==> flow/design.v <==
`timescale 1ns / 1ps
module ALU_ACC(
    input         clk,
    input         rst_n,
    input         C8,     
    input         C9,     
    input         C13,    
    input         C15,    
    input         C16,    
    input         C17,    
    input         C18,    
    input         C19,    
    input         C20,    
    input         C21,    
    input  [15:0] BR_out,
    output [15:0] ALU_out,
    output reg [3:0] ALUflags  
    );
    reg [15:0] ACC;
    assign ALU_out = ACC;
    wire signed [15:0] sACC = ACC;
    wire signed [15:0] sBR  = BR_out;
    wire signed [31:0] prod = sACC * sBR;
    wire [16:0] sum  = {1'b0, ACC} + {1'b0, BR_out};
    wire [16:0] diff = {1'b0, ACC} - {1'b0, BR_out};
    wire [15:0] quot = (BR_out == 16'b0) ? 16'hFFFF : ACC / BR_out;
    reg  [15:0] res;
    always @(*) begin
        if (C17)      res = ACC >> 1;
        else if (C18) res = ACC << 1;
        else if (C19) res = ACC & BR_out;
        else if (C20) res = ACC | BR_out;
        else          res = ~ACC;
    end
    always @(posedge clk or negedge rst_n) begin
        if (!rst_n) begin
            ACC      <= 16'b0;
            ALUflags <= 4'b0;
        end
        else begin
            if (C8) begin
                ACC      <= 16'b0;
                ALUflags <= {1'b1, 3'b0};
            end
            else if (C9) begin
                ACC <= sum[15:0];
                ALUflags[3] <= (sum[15:0] == 16'b0);
                ALUflags[2] <= sum[16];
                ALUflags[1] <= (ACC[15] == BR_out[15]) && (sum[15] != ACC[15]);
                ALUflags[0] <= sum[15];
            end
            else if (C13) begin
                ACC <= diff[15:0];
                ALUflags[3] <= (diff[15:0] == 16'b0);
                ALUflags[2] <= (ACC < BR_out);
                ALUflags[1] <= (ACC[15] != BR_out[15]) && (diff[15] != ACC[15]);
                ALUflags[0] <= diff[15];
            end
            else if (C15) begin
                ACC <= prod[15:0];
                ALUflags[3] <= (prod[15:0] == 16'b0);
                ALUflags[2] <= 1'b0;
                ALUflags[1] <= (prod[31:16] != {16{prod[15]}});
                ALUflags[0] <= prod[15];
            end
            else if (C16) begin
                ACC <= quot;
                ALUflags[3] <= (quot == 16'b0);
                ALUflags[2] <= 1'b0;
                ALUflags[1] <= 1'b0;
                ALUflags[0] <= quot[15];
            end
            else if (C17 | C18 | C19 | C20 | C21) begin
                ACC <= res;
                ALUflags[3] <= (res == 16'b0);
                ALUflags[2] <= 1'b0;
                ALUflags[1] <= 1'b0;
                ALUflags[0] <= res[15];
            end
        end
    end
endmodule
`timescale 1ns / 1ps
    module BR(
    input clk,
    input rst_n,
    input C7,
    input [15:0] MBR_out,
    output [15:0] BR_out
    );
    reg [15:0] BRr;
    assign BR_out = BRr;
    always@(posedge clk or negedge rst_n) begin
        if(!rst_n) begin
            BRr <= 16'b0;
        end
        else begin
            if(C7) begin
                BRr <= MBR_out;  
            end
            else begin
                BRr <= BRr;
            end
        end
    end
endmodule
`timescale 1ns / 1ps
module IR(
    input clk,
    input rst_n,
    input C4,
    input [15:0] MBR_out,
    output [7:0] IR_out
    );
    reg [7:0] IRr;
    assign IR_out = IRr;
    always@(posedge clk or negedge rst_n) begin
        if(!rst_n) begin
            IRr <= 8'b0;
        end
        else begin
            if(C4) begin
                IRr <= MBR_out[15:8];
            end
            else begin
                IRr <= IRr;
            end
        end
    end
endmodule
`timescale 1ns / 1ps
module MAR(
    input clk,
    input rst_n,
    input C5,
    input C10,
    input [15:0] MBR_out,
    input [7:0] PC_out,
    output [7:0] MAR_out_memory
    );
    reg [7:0] MARr;
    assign MAR_out_memory = MARr;
    always@(posedge clk or negedge rst_n) begin
        if(!rst_n) begin
            MARr <= 8'b0;
        end
        else begin
            if(C5) begin
                MARr <= MBR_out[7:0];
            end
            else if(C10) begin
                MARr <= PC_out;
            end
            else begin
                MARr <= MARr;
            end
        end
    end
endmodule
`timescale 1ns / 1ps
module MBR(
    input clk,
    input rst_n,
    input C3,
    input C11,
    input C12,
    input [15:0] ALU_out,
    input [15:0] MBR_in_memory,
    output [15:0] MBR_out,
    output reg [15:0] MBR_out_memory
    );
    reg [15:0] MBRr;
    assign MBR_out = MBRr;
    always@(posedge clk or negedge rst_n) begin
        if(!rst_n) begin
            MBRr <= 16'b0;
        end
        else begin
            if(C3) begin
                MBRr <= MBR_in_memory;
            end
            else if(C12) begin
                MBRr <= ALU_out;
            end
            else begin
                MBRr <= MBRr;
            end
            if(C11) begin
                MBR_out_memory <= MBRr;
            end
        end
    end
endmodule
`timescale 1ns / 1ps
module PC(
    input clk,
    input rst_n,
    input C6,
    input C14,
    input [15:0] MBR_out,
    output [7:0] PC_out
    );
    reg [7:0] PCr;
    assign PC_out = PCr;
    always@(posedge clk or negedge rst_n) begin
        if(!rst_n) begin
            PCr <= 8'b0;
        end
        else begin
            if(C14) begin
                PCr <= MBR_out[15:8];  
            end
            else if(C6) begin
                PCr <= PCr + 1'b1;  
            end
            else begin
                PCr <= PCr;
            end
        end
    end
endmodule
`timescale 1ns / 1ps
module bitcruncher_dp(
    input         clk,
    input         rst_n,
    input  [21:0] ctrl,             
    input  [15:0] MBR_in_memory,
    output [7:0]  MAR_out_memory,
    output [15:0] MBR_out_memory,
    output [7:0]  IR_out,
    output [3:0]  ALUflags
    );
    wire [21:0] Control_Signals = ctrl;
    wire [15:0] MBR_out;
    wire [15:0] BR_out;
    wire [15:0] ALU_out;
    wire [7:0]  PC_out;
    MAR u_MAR(
    .clk     ( clk     ),
    .rst_n   ( rst_n   ),
    .C5      ( Control_Signals[5]  ),
    .C10     ( Control_Signals[10] ),
    .MBR_out ( MBR_out ),
    .PC_out  ( PC_out  ),
    .MAR_out_memory ( MAR_out_memory )
    );
    MBR u_MBR(
    .clk           ( clk           ),
    .rst_n         ( rst_n         ),
    .C3            ( Control_Signals[3]  ),
    .C11           ( Control_Signals[11] ),
    .C12           ( Control_Signals[12] ),
    .ALU_out       ( ALU_out       ),
    .MBR_in_memory ( MBR_in_memory ),
    .MBR_out       ( MBR_out       ),
    .MBR_out_memory ( MBR_out_memory )
    );
    ALU_ACC u_ALU_ACC(
    .clk     ( clk     ),
    .rst_n   ( rst_n   ),
    .C8      ( Control_Signals[8]  ),
    .C9      ( Control_Signals[9]  ),
    .C13     ( Control_Signals[13] ),
    .C15     ( Control_Signals[15] ),
    .C16     ( Control_Signals[16] ),
    .C17     ( Control_Signals[17] ),
    .C18     ( Control_Signals[18] ),
    .C19     ( Control_Signals[19] ),
    .C20     ( Control_Signals[20] ),
    .C21     ( Control_Signals[21] ),
    .BR_out  ( BR_out  ),
    .ALU_out ( ALU_out ),
    .ALUflags ( ALUflags )
    );
    PC u_PC(
    .clk     ( clk     ),
    .rst_n   ( rst_n   ),
    .C6      ( Control_Signals[6]  ),
    .C14     ( Control_Signals[14] ),
    .MBR_out ( MBR_out ),
    .PC_out  ( PC_out  )
    );
    IR u_IR(
    .clk     ( clk     ),
    .rst_n   ( rst_n   ),
    .C4      ( Control_Signals[4] ),
    .MBR_out ( MBR_out ),
    .IR_out  ( IR_out  )
    );
    BR u_BR(
    .clk     ( clk     ),
    .rst_n   ( rst_n   ),
    .C7      ( Control_Signals[7] ),
    .MBR_out ( MBR_out ),
    .BR_out  ( BR_out  )
    );
endmodule
# From RTL to reports: bitcruncher_dp
# Tool output for the design above before and after an edit, in the order of the flow.
# Lines under "before" count in the file above, lines under "after" in the edited file.
# "diff": "after" minus "before" as printed here.
# Library cell names are shortened.
# The mark - stands for no value.
[inputs]
design = "bitcruncher_dp"
clk_port = "clk"
lib = "sky130hd"
pvt_corner = "tt_025C_1v80"

# Diff
# The edit as a unified diff against the file above.
# This change comes from a script, not from a designer. The edited design behaves differently; no optimisation was intended.
# begin of diff
@@ -23,5 +23,5 @@
     wire signed [31:0] prod = sACC * sBR;
     wire [16:0] sum  = {1'b0, ACC} + {1'b0, BR_out};
-    wire [16:0] diff = {1'b0, ACC} - {1'b0, BR_out};
+    wire [16:0] diff = {1'b0, ACC} + {1'b0, BR_out};
     wire [15:0] quot = (BR_out == 16'b0) ? 16'hFFFF : ACC / BR_out;
     reg  [15:0] res;
# end of diff

# After elaboration
# Yosys after proc, flatten, opt, wreduce and memory -nomap, before mapping. Memory bits, and registers merged into a memory's read port (data or address), are not among the register bits. Print and check cells are not counted. Equal cells are merged and count once.
[classes]
columns = ["item", "before", "after", "diff"]
rows = [
  ["add_sub_neg", 3, 2, -1],
  ["multipliers", 1, 1, 0],
  ["n_div", 1, 1, 0],
  ["cmp", 1, 1, 0],
  ["eq_ne", 5, 4, -1],
  ["mux", 39, 39, 0],
  ["logic", 7, 7, 0],
  ["reduce_and_logical", 13, 12, -1],
]
[op_table]
columns = ["operator", "before", "after", "diff"]
rows = [
  ["16-bit logical NOT", 6, 5, -1],
  ["1-bit != test", 3, 2, -1],
  ["16-bit subtractor", 1, 0, -1],
]
# Unchanged operator kinds not shown: 18.
[bits]
columns = ["item", "before", "after", "diff"]
rows = [
  ["ff_bits", 92, 92, 0],
  ["in_bits", 40, 40, 0],
  ["output_inout_bits", 36, 36, 0],
  ["elab_cells", 78, 75, -3],
]

# Logic depth
# Depth = most cells in a row (Yosys ltp): at word level without a register or memory, in the mapped netlist without a sequential cell, where the memories' decode and read muxes count.
[logic_depth]
columns = ["item", "before", "after", "diff"]
rows = [
  ["depth_word", 12, 12, 0],
  ["ABC_AREA", "0", "0", "-"],
  ["ltp_mapped", 138, 133, -5],
  ["mapped_depth_nobuf", 129, 122, -7],
]

# Synthesis result
# Source: synth_stat.txt of the flow (Yosys; design flattened, memories mapped). It holds for the ABC_AREA given above (unset counts as 0); a run with the other value may have another netlist.
[mapped]
columns = ["item", "before", "after", "diff"]
rows = [
  ["cell_count", 2850, 2787, -63],
  ["synth_area_mm2", 0.0230208, 0.0227105, -0.0003103],
  ["seq_area_mm2", 0.0023573, 0.0023573, 0.0000000],
  ["ff_cells", 91, 91, 0],
  ["n_buf", 135, 125, -10],
]
[types]
columns = ["cell_type", "before", "after", "diff"]
rows = [
  ["o211ai_1", 19, 58, 39],
  ["nor3_1", 79, 50, -29],
  ["o21ai_0", 166, 140, -26],
  ["clkbuf_1", 123, 100, -23],
  ["mux2i_1", 58, 36, -22],
  ["xor2_1", 34, 53, 19],
  ["a21oi_1", 127, 142, 15],
  ["xnor2_1", 81, 68, -13],
  ["nor2_1", 306, 294, -12],
  ["mux2_2", 28, 40, 12],
  ["o221ai_1", 15, 3, -12],
  ["buf_1", 7, 17, 10],
  ["inv_1", 377, 368, -9],
  ["o211a_1", 2, 11, 9],
  ["a211oi_1", 27, 19, -8],
  ["nand2_1", 280, 287, 7],
  ["nor3b_1", 9, 2, -7],
  ["a311oi_1", 8, 1, -7],
]
# Unchanged cell types not shown: 17.
# Not every row of either side is listed.
# By module: a second synthesis without flattening, with its own total; a netlist apart from the flattened one above.
[unflattened]
columns = ["item", "before", "after", "diff"]
rows = [
  ["cells_unflattened", 2884, 2770, -114],
  ["area_unflattened_mm2", 0.0234913, 0.0227994, -0.0006919],
]
# Each row is one instance without its submodules.
[by_module_before]
columns = ["module", "n_inst", "n_cells", "mod_area_mm2", "mod_seq_area_mm2"]
rows = [
  ["ALU_ACC", 1, 2664, 0.0204546, 0.0004755],
  ["MBR", 1, 86, 0.0012324, 0.0008808],
  ["BR", 1, 34, 0.0006494, 0.0004004],
  ["PC", 1, 49, 0.0004504, 0.0002002],
  ["MAR", 1, 34, 0.0003729, 0.0002002],
  ["IR", 1, 17, 0.0003316, 0.0002002],
  ["bitcruncher_dp", 1, 0, 0, 0],
]
[by_module_after]
columns = ["module", "n_inst", "n_cells", "mod_area_mm2", "mod_seq_area_mm2"]
rows = [
  ["ALU_ACC", 1, 2550, 0.0197627, 0.0004755],
  ["MBR", 1, 86, 0.0012324, 0.0008808],
  ["BR", 1, 34, 0.0006494, 0.0004004],
  ["PC", 1, 49, 0.0004504, 0.0002002],
  ["MAR", 1, 34, 0.0003729, 0.0002002],
  ["IR", 1, 17, 0.0003316, 0.0002002],
  ["bitcruncher_dp", 1, 0, 0, 0],
]

# Timing after synthesis
# OpenSTA on the mapped netlist: ideal clock, no wires. The path of least setup slack (recovery checks aside). Input and output delay are each 20% of the period. Register names are those of the netlist, which keeps one name where synthesis merged equal registers.
[synth_path]
columns = ["item", "before", "after", "diff"]
rows = [
  ["path_type", "register to register", "register to register", "-"],
  ["from", "reg u_BR.BRr[0]", "reg u_BR.BRr[0]", "-"],
  ["to", "reg u_ALU_ACC.ALUflags[3]", "reg u_ALU_ACC.ALUflags[3]", "-"],
  ["clock_period_ps", 40000, 40000, 0],
  ["setup_time_ps", 69, 110, 41],
  ["arrival_ps", 27182, 27051, -131],
  ["t_required_ps", 39931, 39890, -41],
  ["path_slack_ps", 12749, 12838, 89],
  ["path_delay_ps", 27251, 27161, -90],
  ["stages", 130, 116, -14],
  ["period_less_setup_slack_ps", 27251, 27162, -89],
]
# "path_delay_ps" = arrival - input delay + setup time.
# "stages" counts driving pins, that of a launching flip-flop among them; a cell with two outputs on the path counts twice.
# "period_less_setup_slack_ps" is the clock period less the worst setup slack; recovery checks do not enter. This is arithmetic on one report: input and output delays are still those of the set period (20% each).
# At most two assigning lines are given for a register; there are more.
[synth_between_before]
path_cell_list = "dfrtp_1 > inv_1 > buf_1 > ha_1 > a41o_1 > a21oi_1 > a21oi_1 > ha_1 > o21a_1 > nor2_1 > o31a_1 > or2_2 > ha_1 > o21a_1 > o21a_1 > o21a_1 > nor3_2 > nor2_1 > [... 94 more ...] > o211a_1 > a31o_2 > or2_2 > or3_1 > a31oi_1 > xnor2_1 > a221o_1 > ha_1 > and4_1 > a21oi_1 > o211ai_1 > a31oi_1 > o31a_1 > nand4_1 > nor3_1 > and4b_1 > o221ai_1 > nand3_1"
cone_cells = 23
[synth_lines_before]
columns = ["item", "line", "rtl"]
rows = [
  ["start: declaration", 91, "reg [15:0] BRr;"],
  ["start: assignment", 99, "BRr <= MBR_out;"],
  ["start: assignment", 102, "BRr <= BRr;"],
  ["end: assignment", 43, "ALUflags <= {1'b1, 3'b0};"],
  ["end: assignment", 47, "ALUflags[3] <= (sum[15:0] == 16'b0);"],
  ["end: declaration", 17, "output reg [3:0] ALUflags"],
]
# before: Chain of elaborated cells between the ends: none given.
[synth_between_after]
path_cell_list = "dfrtp_1 > inv_1 > buf_1 > ha_1 > and3_1 > nor2_1 > ha_1 > a21o_1 > a31oi_1 > nor2_1 > ha_1 > o21a_1 > o31ai_1 > nor2_1 > mux2_2 > ha_1 > or3_1 > o2bb2ai_1 > [... 80 more ...] > o221ai_1 > a21oi_1 > a41o_1 > o21ai_1 > clkbuf_1 > nand2_1 > o21ai_0 > ha_1 > a21boi_0 > o211ai_1 > a21oi_1 > o31ai_1 > a21oi_1 > a2111oi_0 > nand3_1 > nor4_1 > o31ai_1 > o41ai_1"
cone_cells = 21
[synth_lines_after]
columns = ["item", "line", "rtl"]
rows = [
  ["start: declaration", 91, "reg [15:0] BRr;"],
  ["start: assignment", 99, "BRr <= MBR_out;"],
  ["start: assignment", 102, "BRr <= BRr;"],
  ["end: assignment", 43, "ALUflags <= {1'b1, 3'b0};"],
  ["end: assignment", 47, "ALUflags[3] <= (sum[15:0] == 16'b0);"],
  ["end: declaration", 17, "output reg [3:0] ALUflags"],
]
# after: Chain of elaborated cells between the ends: none given.

# Path in the finished layout
# From the final timing report of each run of pair 1: the path of least setup slack in the routed layout; clock arrival at registers is part of the times.
# The report prints the path's times to 10 ps; the period is as set.
[layout_path]
columns = ["item", "before", "after", "diff"]
rows = [
  ["path_type", "register to register", "register to register", "-"],
  ["from", "reg u_ALU_ACC.ACC[3]", "reg u_BR.BRr[15]", "-"],
  ["to", "reg u_ALU_ACC.ALUflags[3]", "reg u_ALU_ACC.ALUflags[3]", "-"],
  ["clock_period_ps", 40000, 40000, 0],
  ["setup_time_ps", 60, 100, 40],
  ["arrival_ps", 34940, 33070, -1870],
  ["t_required_ps", 40290, 40270, -20],
  ["path_slack_ps", 5350, 7200, 1850],
  ["stages", 123, 113, -10],
]
# At most two assigning lines are given for a register; there are more.
[layout_between_before]
path_cell_list = "dfrtp_1 > buf_4 > or4_1 > nor4_1 > a41o_1 > a21oi_1 > a21oi_1 > ha_1 > o21a_1 > nor2_1 > nor3_1 > mux2_2 > ha_1 > o21a_1 > o21a_1 > mux2i_1 > ha_1 > o211ai_1 > [... 87 more ...] > a31o_2 > o41ai_1 > o31ai_4 > buf_4 > a22o_1 > a21o_1 > ha_1 > a21oi_1 > nor2b_1 > o21ai_0 > o211ai_1 > a31oi_1 > o31a_1 > nand4_1 > nor3_1 > and4b_1 > o221ai_1 > nand3_1"
cone_cells = 23
[layout_lines_before]
columns = ["item", "line", "rtl"]
rows = [
  ["start: declaration", 19, "reg [15:0] ACC;"],
  ["start: assignment", 46, "ACC <= sum[15:0];"],
  ["start: assignment", 53, "ACC <= diff[15:0];"],
  ["end: assignment", 43, "ALUflags <= {1'b1, 3'b0};"],
  ["end: assignment", 47, "ALUflags[3] <= (sum[15:0] == 16'b0);"],
  ["end: declaration", 17, "output reg [3:0] ALUflags"],
]
# before: Chain of elaborated cells between the ends: none given.
[layout_between_after]
path_cell_list = "dfrtp_1 > or3_1 > nor4_1 > buf_4 > and3_1 > nor2_1 > ha_1 > a21o_1 > a31oi_1 > nor2_1 > ha_1 > o21a_1 > o31ai_1 > nor2_1 > mux2_2 > ha_1 > or3_1 > o2bb2ai_1 > [... 77 more ...] > a211o_1 > o221ai_1 > a21oi_1 > a41o_1 > o21a_1 > or3_1 > o221a_2 > ha_1 > nand3_1 > a21oi_1 > o31ai_1 > a21oi_1 > a2111oi_0 > buf_4 > nand3_1 > nor4_1 > o31ai_1 > o41ai_1"
cone_cells = 21
[layout_lines_after]
columns = ["item", "line", "rtl"]
rows = [
  ["start: declaration", 91, "reg [15:0] BRr;"],
  ["start: assignment", 99, "BRr <= MBR_out;"],
  ["start: assignment", 102, "BRr <= BRr;"],
  ["end: assignment", 43, "ALUflags <= {1'b1, 3'b0};"],
  ["end: assignment", 47, "ALUflags[3] <= (sum[15:0] == 16'b0);"],
  ["end: declaration", 17, "output reg [3:0] ALUflags"],
]
# after: Chain of elaborated cells between the ends: none given.

# Flow runs
# Runs of the flow (Yosys, OpenROAD) on both versions; the two runs of a pair have the same settings. The constraints put input and output delay at 20% of the set period each and load the outputs with 0.01 pF.
[settings_pair_1]
CORE_UTILIZATION = 40
period_ns = 40.0
CAP_MARGIN = 20
CORE_MARGIN = 2
SLEW_MARGIN = 20
[measured_pair_1]
columns = ["item", "before", "after", "diff"]
rows = [
  ["yosys_chip_area_mm2", 0.0230208, 0.0227105, -0.0003103],
  ["die_area_mm2", 0.0594872, 0.0586972, -0.0007900],
  ["finish.stdcell_area_mm2", 0.0249176, 0.0245498, -0.0003678],
  ["fin_util_frac", 0.44, 0.436, -0.004],
  ["final_setup_ws_ps", 5352, 7204, 1852],
  ["fin_tns_ps", 0, 0, 0],
  ["final_hold_ws_ps", 504, 510, 6],
  ["achieved_period_ps", 34648, 32796, -1852],
]
[settings_pair_2]
CORE_UTILIZATION = 34
CTS_CLUSTER_DIAMETER = 286
MIN_ROUTING_LAYER = "met2"
PLACE_DENSITY_LB_ADDON = 0.03
TNS_END_PERCENT = 65
period_ns = 21.3
CAP_MARGIN = 20
CORE_MARGIN = 2
SLEW_MARGIN = 20
[measured_pair_2]
columns = ["item", "before", "after", "diff"]
rows = [
  ["yosys_chip_area_mm2", 0.0230208, 0.0227105, -0.0003103],
  ["die_area_mm2", 0.0698069, 0.06888, -0.0009269],
  ["finish.stdcell_area_mm2", 0.0304567, 0.0297373, -0.0007194],
  ["fin_util_frac", 0.454, 0.451, -0.003],
  ["final_setup_ws_ps", -4619, -3778, 841],
  ["fin_tns_ps", -13096, -9610, 3486],
  ["final_hold_ws_ps", 510, 511, 1],
  ["achieved_period_ps", 25919, 25078, -841],
]
# "achieved_period_ps" = clock period - worst setup slack. The figure is calculated, with input and output delays left at 20% of the set period.
